==> flow/design.v <==
module half_addr(
    input a,
    input b,
    output sum,
    output carry  
);
assign sum = a ^ b;
assign carry = a & b;
endmodule
module full_addr(
    input a,
    input b,
    input cin,  
    output sum,
    output carry  
);
assign sum = a ^ b ^ cin;
assign carry = (a & b) | (cin & (a ^ b));
endmodule
module i4_addr(
    input  [3:0] a,           
    input  [3:0] b,           
    input        cin,         
    input        valid_in,    
    output [3:0] sum,         
    output       group_g,     
    output       group_p,     
    output       ready_out    
);
wire [3:0] g, p;
assign g = a & b;           
assign p = a | b;           
wire c1, c2, c3;
assign c1 = g[0] | (p[0] & cin);
assign c2 = g[1] | (p[1] & g[0]) | (p[1] & p[0] & cin);
assign c3 = g[2] | (p[2] & g[1]) | (p[2] & p[1] & g[0]) | (p[2] & p[1] & p[0] & cin);
assign group_g = g[3] | (p[3] & g[2]) | (p[3] & p[2] & g[1]) | (p[3] & p[2] & p[1] & g[0]);
assign group_p = p[3] & p[2] & p[1] & p[0];
assign sum[0] = a[0] ^ b[0] ^ cin;
assign sum[1] = a[1] ^ b[1] ^ c1;
assign sum[2] = a[2] ^ b[2] ^ c2;
assign sum[3] = a[3] ^ b[3] ^ c3;
reg ready_out_reg;
always @(*) begin
    if (valid_in) begin
        ready_out_reg = 1'b1;
    end else begin
        ready_out_reg = 1'b0;
    end
end
assign ready_out = ready_out_reg;
endmodule
module i8_addr(
    input  [7:0] a,           
    input  [7:0] b,           
    input        cin,         
    input        valid_in,    
    output [7:0] sum,         
    output       group_g,     
    output       group_p,     
    output       ready_out    
);
wire [3:0] a_low  = a[3:0];
wire [3:0] a_high = a[7:4];
wire [3:0] b_low  = b[3:0];
wire [3:0] b_high = b[7:4];
wire c4;                
wire g_low, p_low;      
wire g_high, p_high;    
wire ready_low, ready_high;
i4_addr cla_low(
    .a(a_low), .b(b_low), .cin(cin), .valid_in(valid_in),
    .sum(sum[3:0]), .group_g(g_low), .group_p(p_low), .ready_out(ready_low)
);
i4_addr cla_high(
    .a(a_high), .b(b_high), .cin(c4), .valid_in(valid_in),
    .sum(sum[7:4]), .group_g(g_high), .group_p(p_high), .ready_out(ready_high)
);
assign c4 = g_low | (p_low & cin);
assign group_g = g_high | (p_high & g_low);
assign group_p = p_high & p_low;
assign ready_out = ready_low & ready_high;
endmodule
module i16_add(
    input  [15:0] a,          
    input  [15:0] b,          
    input        valid_in,    
    output [15:0] sum,        
    output       carry_out,   
    output       ready_out    
);
wire [7:0] a_low  = a[7:0];   
wire [7:0] a_high = a[15:8];  
wire [7:0] b_low  = b[7:0];
wire [7:0] b_high = b[15:8];
wire c0, c8;                
wire g_low, p_low;          
wire g_high, p_high;        
wire ready_low, ready_high; 
assign c0 = 1'b0;           
i8_addr cla_low_8bit(
    .a(a_low), .b(b_low), .cin(c0), .valid_in(valid_in),
    .sum(sum[7:0]), .group_g(g_low), .group_p(p_low), .ready_out(ready_low)
);
i8_addr cla_high_8bit(
    .a(a_high), .b(b_high), .cin(c8), .valid_in(valid_in),
    .sum(sum[15:8]), .group_g(g_high), .group_p(p_high), .ready_out(ready_high)
);
assign c8 = g_low | (p_low & c0);                   
assign carry_out = g_high | (p_high & g_low) | (p_high & p_low & c0);  
assign ready_out = ready_low & ready_high;
endmodule
module i16_sub(
    input  [15:0] a,          
    input  [15:0] b,          
    input        valid_in,    
    output [15:0] diff,       
    output       borrow_out,  
    output       ready_out    
);
wire [15:0] b_neg = ~b;  
wire [7:0] a_low  = a[7:0];
wire [7:0] a_high = a[15:8];
wire [7:0] b_low  = b_neg[7:0];
wire [7:0] b_high = b_neg[15:8];
wire c0, c8;               
wire g_low, p_low;         
wire g_high, p_high;       
wire ready_low, ready_high;
wire carry_result;
assign c0 = 1'b1;           
i8_addr cla_low_8bit(
    .a(a_low), .b(b_low), .cin(c0), .valid_in(valid_in),
    .sum(diff[7:0]), .group_g(g_low), .group_p(p_low), .ready_out(ready_low)
);
i8_addr cla_high_8bit(
    .a(a_high), .b(b_high), .cin(c8), .valid_in(valid_in),
    .sum(diff[15:8]), .group_g(g_high), .group_p(p_high), .ready_out(ready_high)
);
assign c8 = g_low | (p_low & c0);
assign carry_result = g_high | (p_high & g_low) | (p_high & p_low & c0);
assign borrow_out = ~carry_result;
assign ready_out = ready_low & ready_high;
endmodule
module i16_mul(
    input signed [15:0] a,    
    input signed [15:0] b,    
    input        valid_in,
    output signed [15:0] prod,  
    output       ready_out
);
wire sign_a = a[15];
wire sign_b = b[15];
wire sign_res = sign_a ^ sign_b;
wire [15:0] abs_a = sign_a ? (~a + 1'b1) : a;
wire [15:0] abs_b = sign_b ? (~b + 1'b1) : b;
reg [15:0] abs_prod;
integer i;
always @(*) begin
    abs_prod = 16'd0;
    for(i = 0; i < 16; i = i + 1) begin
        if(abs_b[i]) begin
            abs_prod = abs_prod + (abs_a << i);
        end
    end
end
assign prod = sign_res ? (~abs_prod + 1'b1) : abs_prod;
assign ready_out = valid_in;
endmodule
module i16_div(
    input signed [15:0] a,    
    input signed [15:0] b,    
    input        valid_in,
    output signed [15:0] quot,  
    output       ready_out
);
wire sign_a = a[15];
wire sign_b = b[15];
wire sign_res = sign_a ^ sign_b;
wire [15:0] abs_a = sign_a ? (~a + 1'b1) : a;
wire [15:0] abs_b = sign_b ? (~b + 1'b1) : b;
reg [15:0] abs_quot;
reg [31:0] temp_r;  
integer i;
always @(*) begin
    temp_r = 32'd0;
    if (abs_b == 0) begin
        abs_quot = 16'hFFFF;  
    end else begin
        abs_quot = 16'd0;
        temp_r = 32'd0;
        for(i = 15; i >= 0; i = i - 1) begin
            temp_r = temp_r << 1;
            temp_r[0] = abs_a[i];  
            if(temp_r >= {16'd0, abs_b}) begin
                temp_r = temp_r - {16'd0, abs_b};
                abs_quot[i] = 1'b1;
            end
        end
    end
end
assign quot = sign_res ? (~abs_quot + 1'b1) : abs_quot;
assign ready_out = valid_in;
endmodule
module calc(
    input clk,  
    input rst_n,  
    input [7:0] num,
    input [2:0] op,
    input start,
    output reg [15:0] result,
    output reg [15:0] display_val,  
    output [2:0] led_op,  
    output reg stop
);
reg [15:0] local_result;
reg local_stop;
localparam ADD = 3'd6;
localparam SUB = 3'd5;
localparam MUL = 3'd4;
localparam DIV = 3'd1;
localparam ENT = 3'd2;
localparam CLR = 3'd3;
reg [15:0] a, b;
reg [2:0] local_op;
assign led_op = local_op;  
wire [15:0] res_add, res_sub, res_mul, res_div;
i16_add u_add(.a(a), .b(b), .valid_in(1'b1), .sum(res_add), .carry_out(), .ready_out());
i16_sub u_sub(.a(a), .b(b), .valid_in(1'b1), .diff(res_sub), .borrow_out(), .ready_out());
i16_mul u_mul(.a(a), .b(b), .valid_in(1'b1), .prod(res_mul), .ready_out());
i16_div u_div(.a(a), .b(b), .valid_in(1'b1), .quot(res_div), .ready_out());
localparam S_INPUT_A = 2'b00;
localparam S_INPUT_B = 2'b01;
reg [2:0] state;
always @(posedge clk) begin
	if (~rst_n) begin
    	local_stop <= 0;
        a <= 0;
        b <= 0;
        local_result <= 0;
        display_val <= 0;
        local_op <= 0;
        state <= S_INPUT_A;
    end else begin
        if (~start&local_stop) begin
        local_stop <= 0;
        end else if (start&~local_stop) begin
            case (state)
            S_INPUT_A: begin
                if (op == CLR) begin
                    a <= 0; b <= 0; display_val <= 0; local_result <= 0; local_op <= 0;
                end else if (op == ADD || op == SUB || op == MUL || op == DIV) begin
                    local_op <= op;
                    b <= 0;
                    state <= S_INPUT_B;
                end else if (op == 0) begin
                    a <= a * 16'd10 + {8'd0, num};
                    display_val <= a * 16'd10 + {8'd0, num};
                end
            end
            S_INPUT_B: begin
                if (op == CLR) begin
                    a <= 0; b <= 0; display_val <= 0; local_result <= 0; local_op <= 0;
                    state <= S_INPUT_A;
                end else if (op == ENT) begin
                    case (local_op)
                    ADD: begin local_result <= res_add; display_val <= res_add; end
                    SUB: begin local_result <= res_sub; display_val <= res_sub; end
                    DIV: begin local_result <= res_div; display_val <= res_div; end
                    MUL: begin local_result <= res_mul; display_val <= res_mul; end
                    endcase
                    a <= 0;
                    local_op <= 0;  
                    state <= S_INPUT_A;
                end else if (op == 0) begin
                    b <= b * 16'd10 + {8'd0, num};
                    display_val <= b * 16'd10 + {8'd0, num};
                end
            end
            endcase
            local_stop <= 1;
        end
    end
end
always @(posedge clk) begin
    result <= local_result;
    stop <= local_stop;
end
endmodule
# == Tool chain data of calc ==
# Tool output for the design above before and after an edit, in the order of the flow.
# Lines under "before" count in the file above, lines under "after" in the edited file.
# "diff": "after" minus "before" as printed here. "rel_change_pct": 100 x difference / "before".
# Library cell names are shortened.
# The mark - stands for no value.
# inputs
top,calc
clock_port,clk
lib,sky130hd
lib_corner,tt_025C_1v80

# == The edit ==
# Unified diff, file above to edited file.
# The edit is scripted: it alters the design's behaviour and was not made to optimise anything.
# begin of diff
@@ -234,13 +234,5 @@
 reg [2:0] state;
 always @(posedge clk) begin
-	if (~rst_n) begin
-    	local_stop <= 0;
-        a <= 0;
-        b <= 0;
-        local_result <= 0;
-        display_val <= 0;
-        local_op <= 0;
-        state <= S_INPUT_A;
-    end else begin
+	begin
         if (~start&local_stop) begin
         local_stop <= 0;
# end of diff

# == Elaborated design ==
# Yosys after proc, flatten, opt, wreduce and memory -nomap, before mapping. Memory bits, and registers merged into a memory's read port (data or address), are not among the register bits. Print and check cells are not counted. Equal cells are merged and count once.
# word_totals
element,before,after,diff,rel_change_pct
regBits,88,88,0,0.00
wordCells,472,470,-2,-0.42
inputBits,14,14,0,0.00
output_inout_bits,36,36,0,0.00
# classes
element,before,after,diff,rel_change_pct
add_sub_neg,36,36,0,0.00
n_cmp,16,16,0,0.00
logic,262,261,-1,-0.38
n_mul,2,2,0,0.00
equal,23,23,0,0.00
mux,110,110,0,0.00
n_reduce_logical,14,13,-1,-7.14
# ops
operator,before,after,diff,rel_change_pct
1-bit NOT,5,4,-1,-20.00
2-bit OR reduction,1,0,-1,-100.00
# Operator kinds equal on both sides are left out: 38.

# == Longest topological paths ==
# Depth = most cells in a row (Yosys ltp): at word level without a register or memory, in the mapped netlist without a sequential cell, where the memories' decode and read muxes count.
# depth
element,before,after,diff,rel_change_pct
depth_word,58,58,0,0.00
abc_area,0,0,-,-
depth_mapped,344,330,-14,-4.07

# == Mapped cells and area ==
# Yosys stat after the flow's synthesis: flattened, memories mapped to cells. It holds for the ABC_AREA given above (unset counts as 0); a run with the other value may have another netlist.
# types
cell,before,after,diff,rel_change_pct
o21ai_0,321,254,-67,-20.87
dfxtp_1,87,20,-67,-77.01
edfxtp_1,0,67,67,-
nand2_1,360,310,-50,-13.89
xnor2_1,260,309,49,18.85
nor2_1,417,464,47,11.27
a21o_1,125,153,28,22.40
nand2b_1,132,106,-26,-19.70
a21oi_1,464,441,-23,-4.96
mux2_2,50,28,-22,-44.00
nor2b_1,82,61,-21,-25.61
xor2_1,125,105,-20,-16.00
nor3_1,102,82,-20,-19.61
o31ai_1,55,38,-17,-30.91
clkbuf_1,99,85,-14,-14.14
inv_1,299,312,13,4.35
o21bai_1,88,101,13,14.77
and2_1,67,55,-12,-17.91
# Cell types equal on both sides are left out: 19.
# The list need not be complete.
# synth_totals
element,before,after,diff,rel_change_pct
mapped_area_um2,32555.0,32185.9,-369.1,-1.13
buf_cells,143,127,-16,-11.19
sequential_area_um2,1741.7,2412.3,670.6,38.50
ff_cells,87,87,0,0.00
cell_count,4622,4437,-185,-4.00
# By module: a second synthesis without flattening, with its own total; a netlist apart from the flattened one above.
# unflattened
element,before,after,diff,rel_change_pct
cells_unflattened,5406,5268,-138,-2.55
hier_area_um2,37777.5,37734.9,-42.6,-0.11
# Rows give one instance, submodules left out.
# by_module_before
module,instances,mod_area_um2,mod_seq_area_um2,cells
i16_div,1,20907.6,0.0,3123
i16_mul,1,8079.0,0.0,1167
calc,1,6143.4,1741.7,757
i4_addr,8,304.0,0.0,40
i8_addr,4,27.5,0.0,4
i16_sub,1,87.6,0.0,20
i16_add,1,17.5,0.0,3
# by_module_after
module,instances,mod_area_um2,mod_seq_area_um2,cells
i16_div,1,20907.6,0.0,3123
i16_mul,1,8079.0,0.0,1167
calc,1,6100.9,2412.3,619
i4_addr,8,304.0,0.0,40
i8_addr,4,27.5,0.0,4
i16_sub,1,87.6,0.0,20
i16_add,1,17.5,0.0,3

# == Path before layout ==
# Source: OpenSTA report_checks on the synthesized netlist (no wires, ideal clock, input and output delay 20% of the period each), path of least setup slack; recovery checks are left aside. Register names are those of the netlist, which keeps one name where synthesis merged equal registers.
# synth_path
element,before,after,diff,rel_change_pct
path_kind,register to register,register to register,-,-
startpoint,reg b[0],reg b[0],-,-
endpoint,reg display_val[4],reg display_val[14],-,-
tclk_ps,55000,55000,0,0.00
slack_ps,-6063,-5598,465,-
stages,331,315,-16,-4.83
delay_ps,61063,60598,-465,-0.76
n_path_buf,42,37,-5,-11.90
required_ps,54884,54731,-153,-0.28
setup_ps,116,269,153,-
t_arrival_ps,60947,60329,-618,-1.01
synth_period_reached_ps,61063,60598,-465,-0.76
# "delay_ps" = arrival - input delay + setup time.
# "stages": output pins that drive a net of the path, with the launching flip-flop's if there is one; two outputs of one cell count as two.
# "synth_period_reached_ps" = period - worst setup slack (recovery checks aside). The figure is calculated, with input and output delays left at 20% of the set period.
# Between the ends stands the longest chain of elaborated cells between them, by number of cells; it is not shown to be the way that was timed. Of several equally long chains one is given.
# Each line given opens the expression or statement behind the cell; cells for indexed reads and writes are added by Yosys, which also makes memories of some case tables.
# At most two assigning lines are given for a register; there are more.
# synth_between_before
path_cell_list,dfxtp_1 -> inv_1 -> ha_1 -> nand2_1 -> a21boi_2 -> clkinv_1 -> clkbuf_1 -> clkbuf_1 -> fa_1 -> nor2b_1 -> o31a_1 -> o22a_1 -> a311o_1 -> nor2_1 -> o21a_1 -> clkbuf_1 -> clkbuf_1 -> mux2i_1 -> [... 295 more ...] -> nor2b_1 -> o21ai_0 -> nand2b_1 -> a211oi_1 -> nand4_1 -> nor3_1 -> nand4_2 -> nor2_2 -> ha_1 -> a211o_1 -> o221ai_1 -> a222oi_1 -> nand2_1 -> nand2_1 -> nor2_1 -> o21ai_0 -> nand3_1 -> o211a_1
elab_chain_cells,58
# synth_rtl_before
element,line_no,text
"start, declared",224,"reg [15:0] a, b;"
"start, assigned",239,b <= 0;
"start, assigned",276,"b <= b * 16'd10 + {8'd0, num};"
16-bit NOT,181,wire [15:0] abs_b = sign_b ? (~b + 1'b1) : b;
16-bit by 1-bit adder with 16-bit output,181,
16-bit 2-to-1 mux,181,
1-bit by 16-bit subtractor with 17-bit output,196,"temp_r = temp_r - {16'd0, abs_b};"
31-bit 2-to-1 mux,195,"if(temp_r >= {16'd0, abs_b}) begin"
31-bit 2-to-1 mux,187,if (abs_b == 0) begin
32-bit by 16-bit >= comparator with 1-bit output,195,
[... 44 more ...],-,
16-bit NOT,202,assign quot = sign_res ? (~abs_quot + 1'b1) : abs_quot;
16-bit by 1-bit adder with 16-bit output,202,
16-bit 2-to-1 mux,202,
16-bit case mux with 4-bit select,266,case (local_op)
16-bit 2-to-1 mux,265,end else if (op == ENT) begin
16-bit 2-to-1 mux,262,if (op == CLR) begin
16-bit case mux with 2-bit select,248,case (state)
"end, assigned",258,"display_val <= a * 16'd10 + {8'd0, num};"
"end, assigned",267,ADD: begin local_result <= res_add; display_val <= res_add; end
"end, declared",212,"output reg [15:0] display_val,"
# synth_between_after
path_cell_list,edfxtp_1 -> or4_1 -> buf_2 -> o41ai_1 -> xnor2_1 -> o211ai_1 -> nor3_1 -> nand2_1 -> nor2_1 -> and2_1 -> ha_1 -> nor2b_1 -> o31a_1 -> o32a_1 -> a21o_1 -> buf_1 -> nand2b_1 -> a31oi_1 -> [... 279 more ...] -> nor2b_1 -> o2111ai_1 -> nand4_1 -> a2111oi_0 -> o2111a_1 -> o211a_1 -> nand3_1 -> inv_1 -> ha_1 -> a31oi_1 -> nor2_1 -> nand2_1 -> a21oi_1 -> a31oi_1 -> nor3_1 -> a21oi_1 -> a221oi_1 -> o21ai_0
elab_chain_cells,58
# synth_rtl_after
element,line_no,text
"start, declared",224,"reg [15:0] a, b;"
"start, assigned",243,a <= 0; b <= 0; display_val <= 0; local_result <= 0; local_op <= 0;
"start, assigned",268,"b <= b * 16'd10 + {8'd0, num};"
16-bit NOT,181,wire [15:0] abs_b = sign_b ? (~b + 1'b1) : b;
16-bit by 1-bit adder with 16-bit output,181,
16-bit 2-to-1 mux,181,
1-bit by 16-bit subtractor with 17-bit output,196,"temp_r = temp_r - {16'd0, abs_b};"
31-bit 2-to-1 mux,195,"if(temp_r >= {16'd0, abs_b}) begin"
31-bit 2-to-1 mux,187,if (abs_b == 0) begin
32-bit by 16-bit >= comparator with 1-bit output,195,
[... 44 more ...],-,
16-bit NOT,202,assign quot = sign_res ? (~abs_quot + 1'b1) : abs_quot;
16-bit by 1-bit adder with 16-bit output,202,
16-bit 2-to-1 mux,202,
16-bit case mux with 4-bit select,258,case (local_op)
16-bit 2-to-1 mux,257,end else if (op == ENT) begin
16-bit 2-to-1 mux,254,if (op == CLR) begin
16-bit case mux with 2-bit select,240,case (state)
"end, assigned",250,"display_val <= a * 16'd10 + {8'd0, num};"
"end, assigned",259,ADD: begin local_result <= res_add; display_val <= res_add; end
"end, declared",212,"output reg [15:0] display_val,"

# == Path in the finished layout ==
# From the final timing report of each run of pair 1: the path of least setup slack in the routed layout; clock arrival at registers is part of the times.
# The path's times are printed in steps of 10 ps; the period is the one set.
# layout_path
element,before,after,diff,rel_change_pct
path_kind,register to register,register to register,-,-
startpoint,reg a[6],reg b[0],-,-
endpoint,reg display_val[10],reg display_val[8],-,-
stages,300,283,-17,-5.67
required_ps,52870,52690,-180,-0.34
tclk_ps,52600,52600,0,0.00
slack_ps,2560,2440,-120,-
n_path_buf,14,8,-6,-42.86
t_arrival_ps,50310,50250,-60,-0.12
setup_ps,80,250,170,-
# Between the ends stands the longest chain of elaborated cells between them, by number of cells; it is not shown to be the way that was timed. Of several equally long chains one is given.
# At most two assigning lines are given for a register; there are more.
# layout_between_before
path_cell_list,dfxtp_2 -> nor4_4 -> nand4_1 -> or3_4 -> and4b_2 -> inv_2 -> ha_2 -> nand2_2 -> buf_4 -> nand2_1 -> and3_4 -> ha_1 -> nor2b_2 -> o31a_1 -> o22a_1 -> a311o_1 -> nor2_4 -> o21a_4 -> [... 264 more ...] -> nand2b_1 -> a21oi_2 -> nor2b_1 -> o21ai_1 -> nand2b_1 -> a211oi_2 -> nand4_1 -> nor3_2 -> nand4_4 -> nor2_4 -> ha_4 -> buf_4 -> a31oi_1 -> xnor2_1 -> a21oi_1 -> o21ai_1 -> mux2i_1 -> o21ai_0
elab_chain_cells,58
# layout_rtl_before
element,line_no,text
"start, declared",224,"reg [15:0] a, b;"
"start, assigned",238,a <= 0;
"start, assigned",257,"a <= a * 16'd10 + {8'd0, num};"
16-bit NOT,180,wire [15:0] abs_a = sign_a ? (~a + 1'b1) : a;
16-bit by 1-bit adder with 16-bit output,180,
16-bit 2-to-1 mux,180,
1-bit by 16-bit subtractor with 17-bit output,196,"temp_r = temp_r - {16'd0, abs_b};"
31-bit 2-to-1 mux,195,"if(temp_r >= {16'd0, abs_b}) begin"
31-bit 2-to-1 mux,187,if (abs_b == 0) begin
32-bit by 16-bit >= comparator with 1-bit output,195,
[... 44 more ...],-,
16-bit NOT,202,assign quot = sign_res ? (~abs_quot + 1'b1) : abs_quot;
16-bit by 1-bit adder with 16-bit output,202,
16-bit 2-to-1 mux,202,
16-bit case mux with 4-bit select,266,case (local_op)
16-bit 2-to-1 mux,265,end else if (op == ENT) begin
16-bit 2-to-1 mux,262,if (op == CLR) begin
16-bit case mux with 2-bit select,248,case (state)
"end, assigned",258,"display_val <= a * 16'd10 + {8'd0, num};"
"end, assigned",267,ADD: begin local_result <= res_add; display_val <= res_add; end
"end, declared",212,"output reg [15:0] display_val,"
# layout_between_after
path_cell_list,edfxtp_1 -> inv_2 -> ha_4 -> or4b_4 -> or3_4 -> mux2i_2 -> o211ai_1 -> nor3_2 -> nand2_1 -> nor2_2 -> and2_4 -> ha_4 -> nor2b_2 -> o31a_1 -> o32a_1 -> a21o_1 -> nand2b_4 -> a31oi_4 -> [... 247 more ...] -> a21oi_2 -> nor2b_1 -> o2111ai_1 -> nand4_1 -> a2111oi_4 -> o2111a_1 -> o211a_4 -> nand3_4 -> inv_2 -> ha_4 -> a31oi_4 -> nor2_4 -> buf_4 -> xnor2_1 -> a221oi_1 -> a21o_1 -> nor2_1 -> or3_1
elab_chain_cells,58
# layout_rtl_after
element,line_no,text
"start, declared",224,"reg [15:0] a, b;"
"start, assigned",243,a <= 0; b <= 0; display_val <= 0; local_result <= 0; local_op <= 0;
"start, assigned",268,"b <= b * 16'd10 + {8'd0, num};"
16-bit NOT,181,wire [15:0] abs_b = sign_b ? (~b + 1'b1) : b;
16-bit by 1-bit adder with 16-bit output,181,
16-bit 2-to-1 mux,181,
1-bit by 16-bit subtractor with 17-bit output,196,"temp_r = temp_r - {16'd0, abs_b};"
31-bit 2-to-1 mux,195,"if(temp_r >= {16'd0, abs_b}) begin"
31-bit 2-to-1 mux,187,if (abs_b == 0) begin
32-bit by 16-bit >= comparator with 1-bit output,195,
[... 44 more ...],-,
16-bit NOT,202,assign quot = sign_res ? (~abs_quot + 1'b1) : abs_quot;
16-bit by 1-bit adder with 16-bit output,202,
16-bit 2-to-1 mux,202,
16-bit case mux with 4-bit select,258,case (local_op)
16-bit 2-to-1 mux,257,end else if (op == ENT) begin
16-bit 2-to-1 mux,254,if (op == CLR) begin
16-bit case mux with 2-bit select,240,case (state)
"end, assigned",250,"display_val <= a * 16'd10 + {8'd0, num};"
"end, assigned",259,ADD: begin local_result <= res_add; display_val <= res_add; end
"end, declared",212,"output reg [15:0] display_val,"

# == Flow runs ==
# Both versions went through the flow (Yosys, OpenROAD) with the same settings in each pair. Constraints: input delay and output delay 20% of the set period each, output load 0.01 pF.
# settings_pair_1
CORE_UTILIZATION,40
PLACE_DENSITY,0.6
period_ns,52.6
CAP_MARGIN,20
CORE_MARGIN,2
SLEW_MARGIN,20
# results_pair_1
element,before,after,diff,rel_change_pct
ys_area_um2,32555.0,32185.9,-369.1,-1.13
post_route_stdcell_area_um2,38406.8,37681.1,-725.7,-1.89
tns_setup_ps,0,0,0,-
final_util_frac,0.477,0.47,-0.007,-
final_die_area_um2,83685.8,82748.3,-937.5,-1.12
fin_ws_ps,2555,2440,-115,-
# settings_pair_2
ABC_AREA,1
CAP_MARGIN,15
CELL_PAD_IN_SITES_GLOBAL_PLACEMENT,1
CORE_ASPECT_RATIO,1.36
CORE_UTILIZATION,18
CTS_CLUSTER_DIAMETER,341
GPL_TIMING_DRIVEN,0
PLACE_DENSITY_LB_ADDON,0.12
period_ns,59.8
CORE_MARGIN,2
SLEW_MARGIN,20
# results_pair_2
element,before,after,diff,rel_change_pct
ys_area_um2,33692.3,33234.4,-457.9,-1.36
post_route_stdcell_area_um2,38323.0,37997.7,-325.3,-0.85
tns_setup_ps,0,0,0,-
final_util_frac,0.206,0.207,0.001,-
final_die_area_um2,190695.0,188131.0,-2564.0,-1.34
fin_ws_ps,5573,5745,172,-
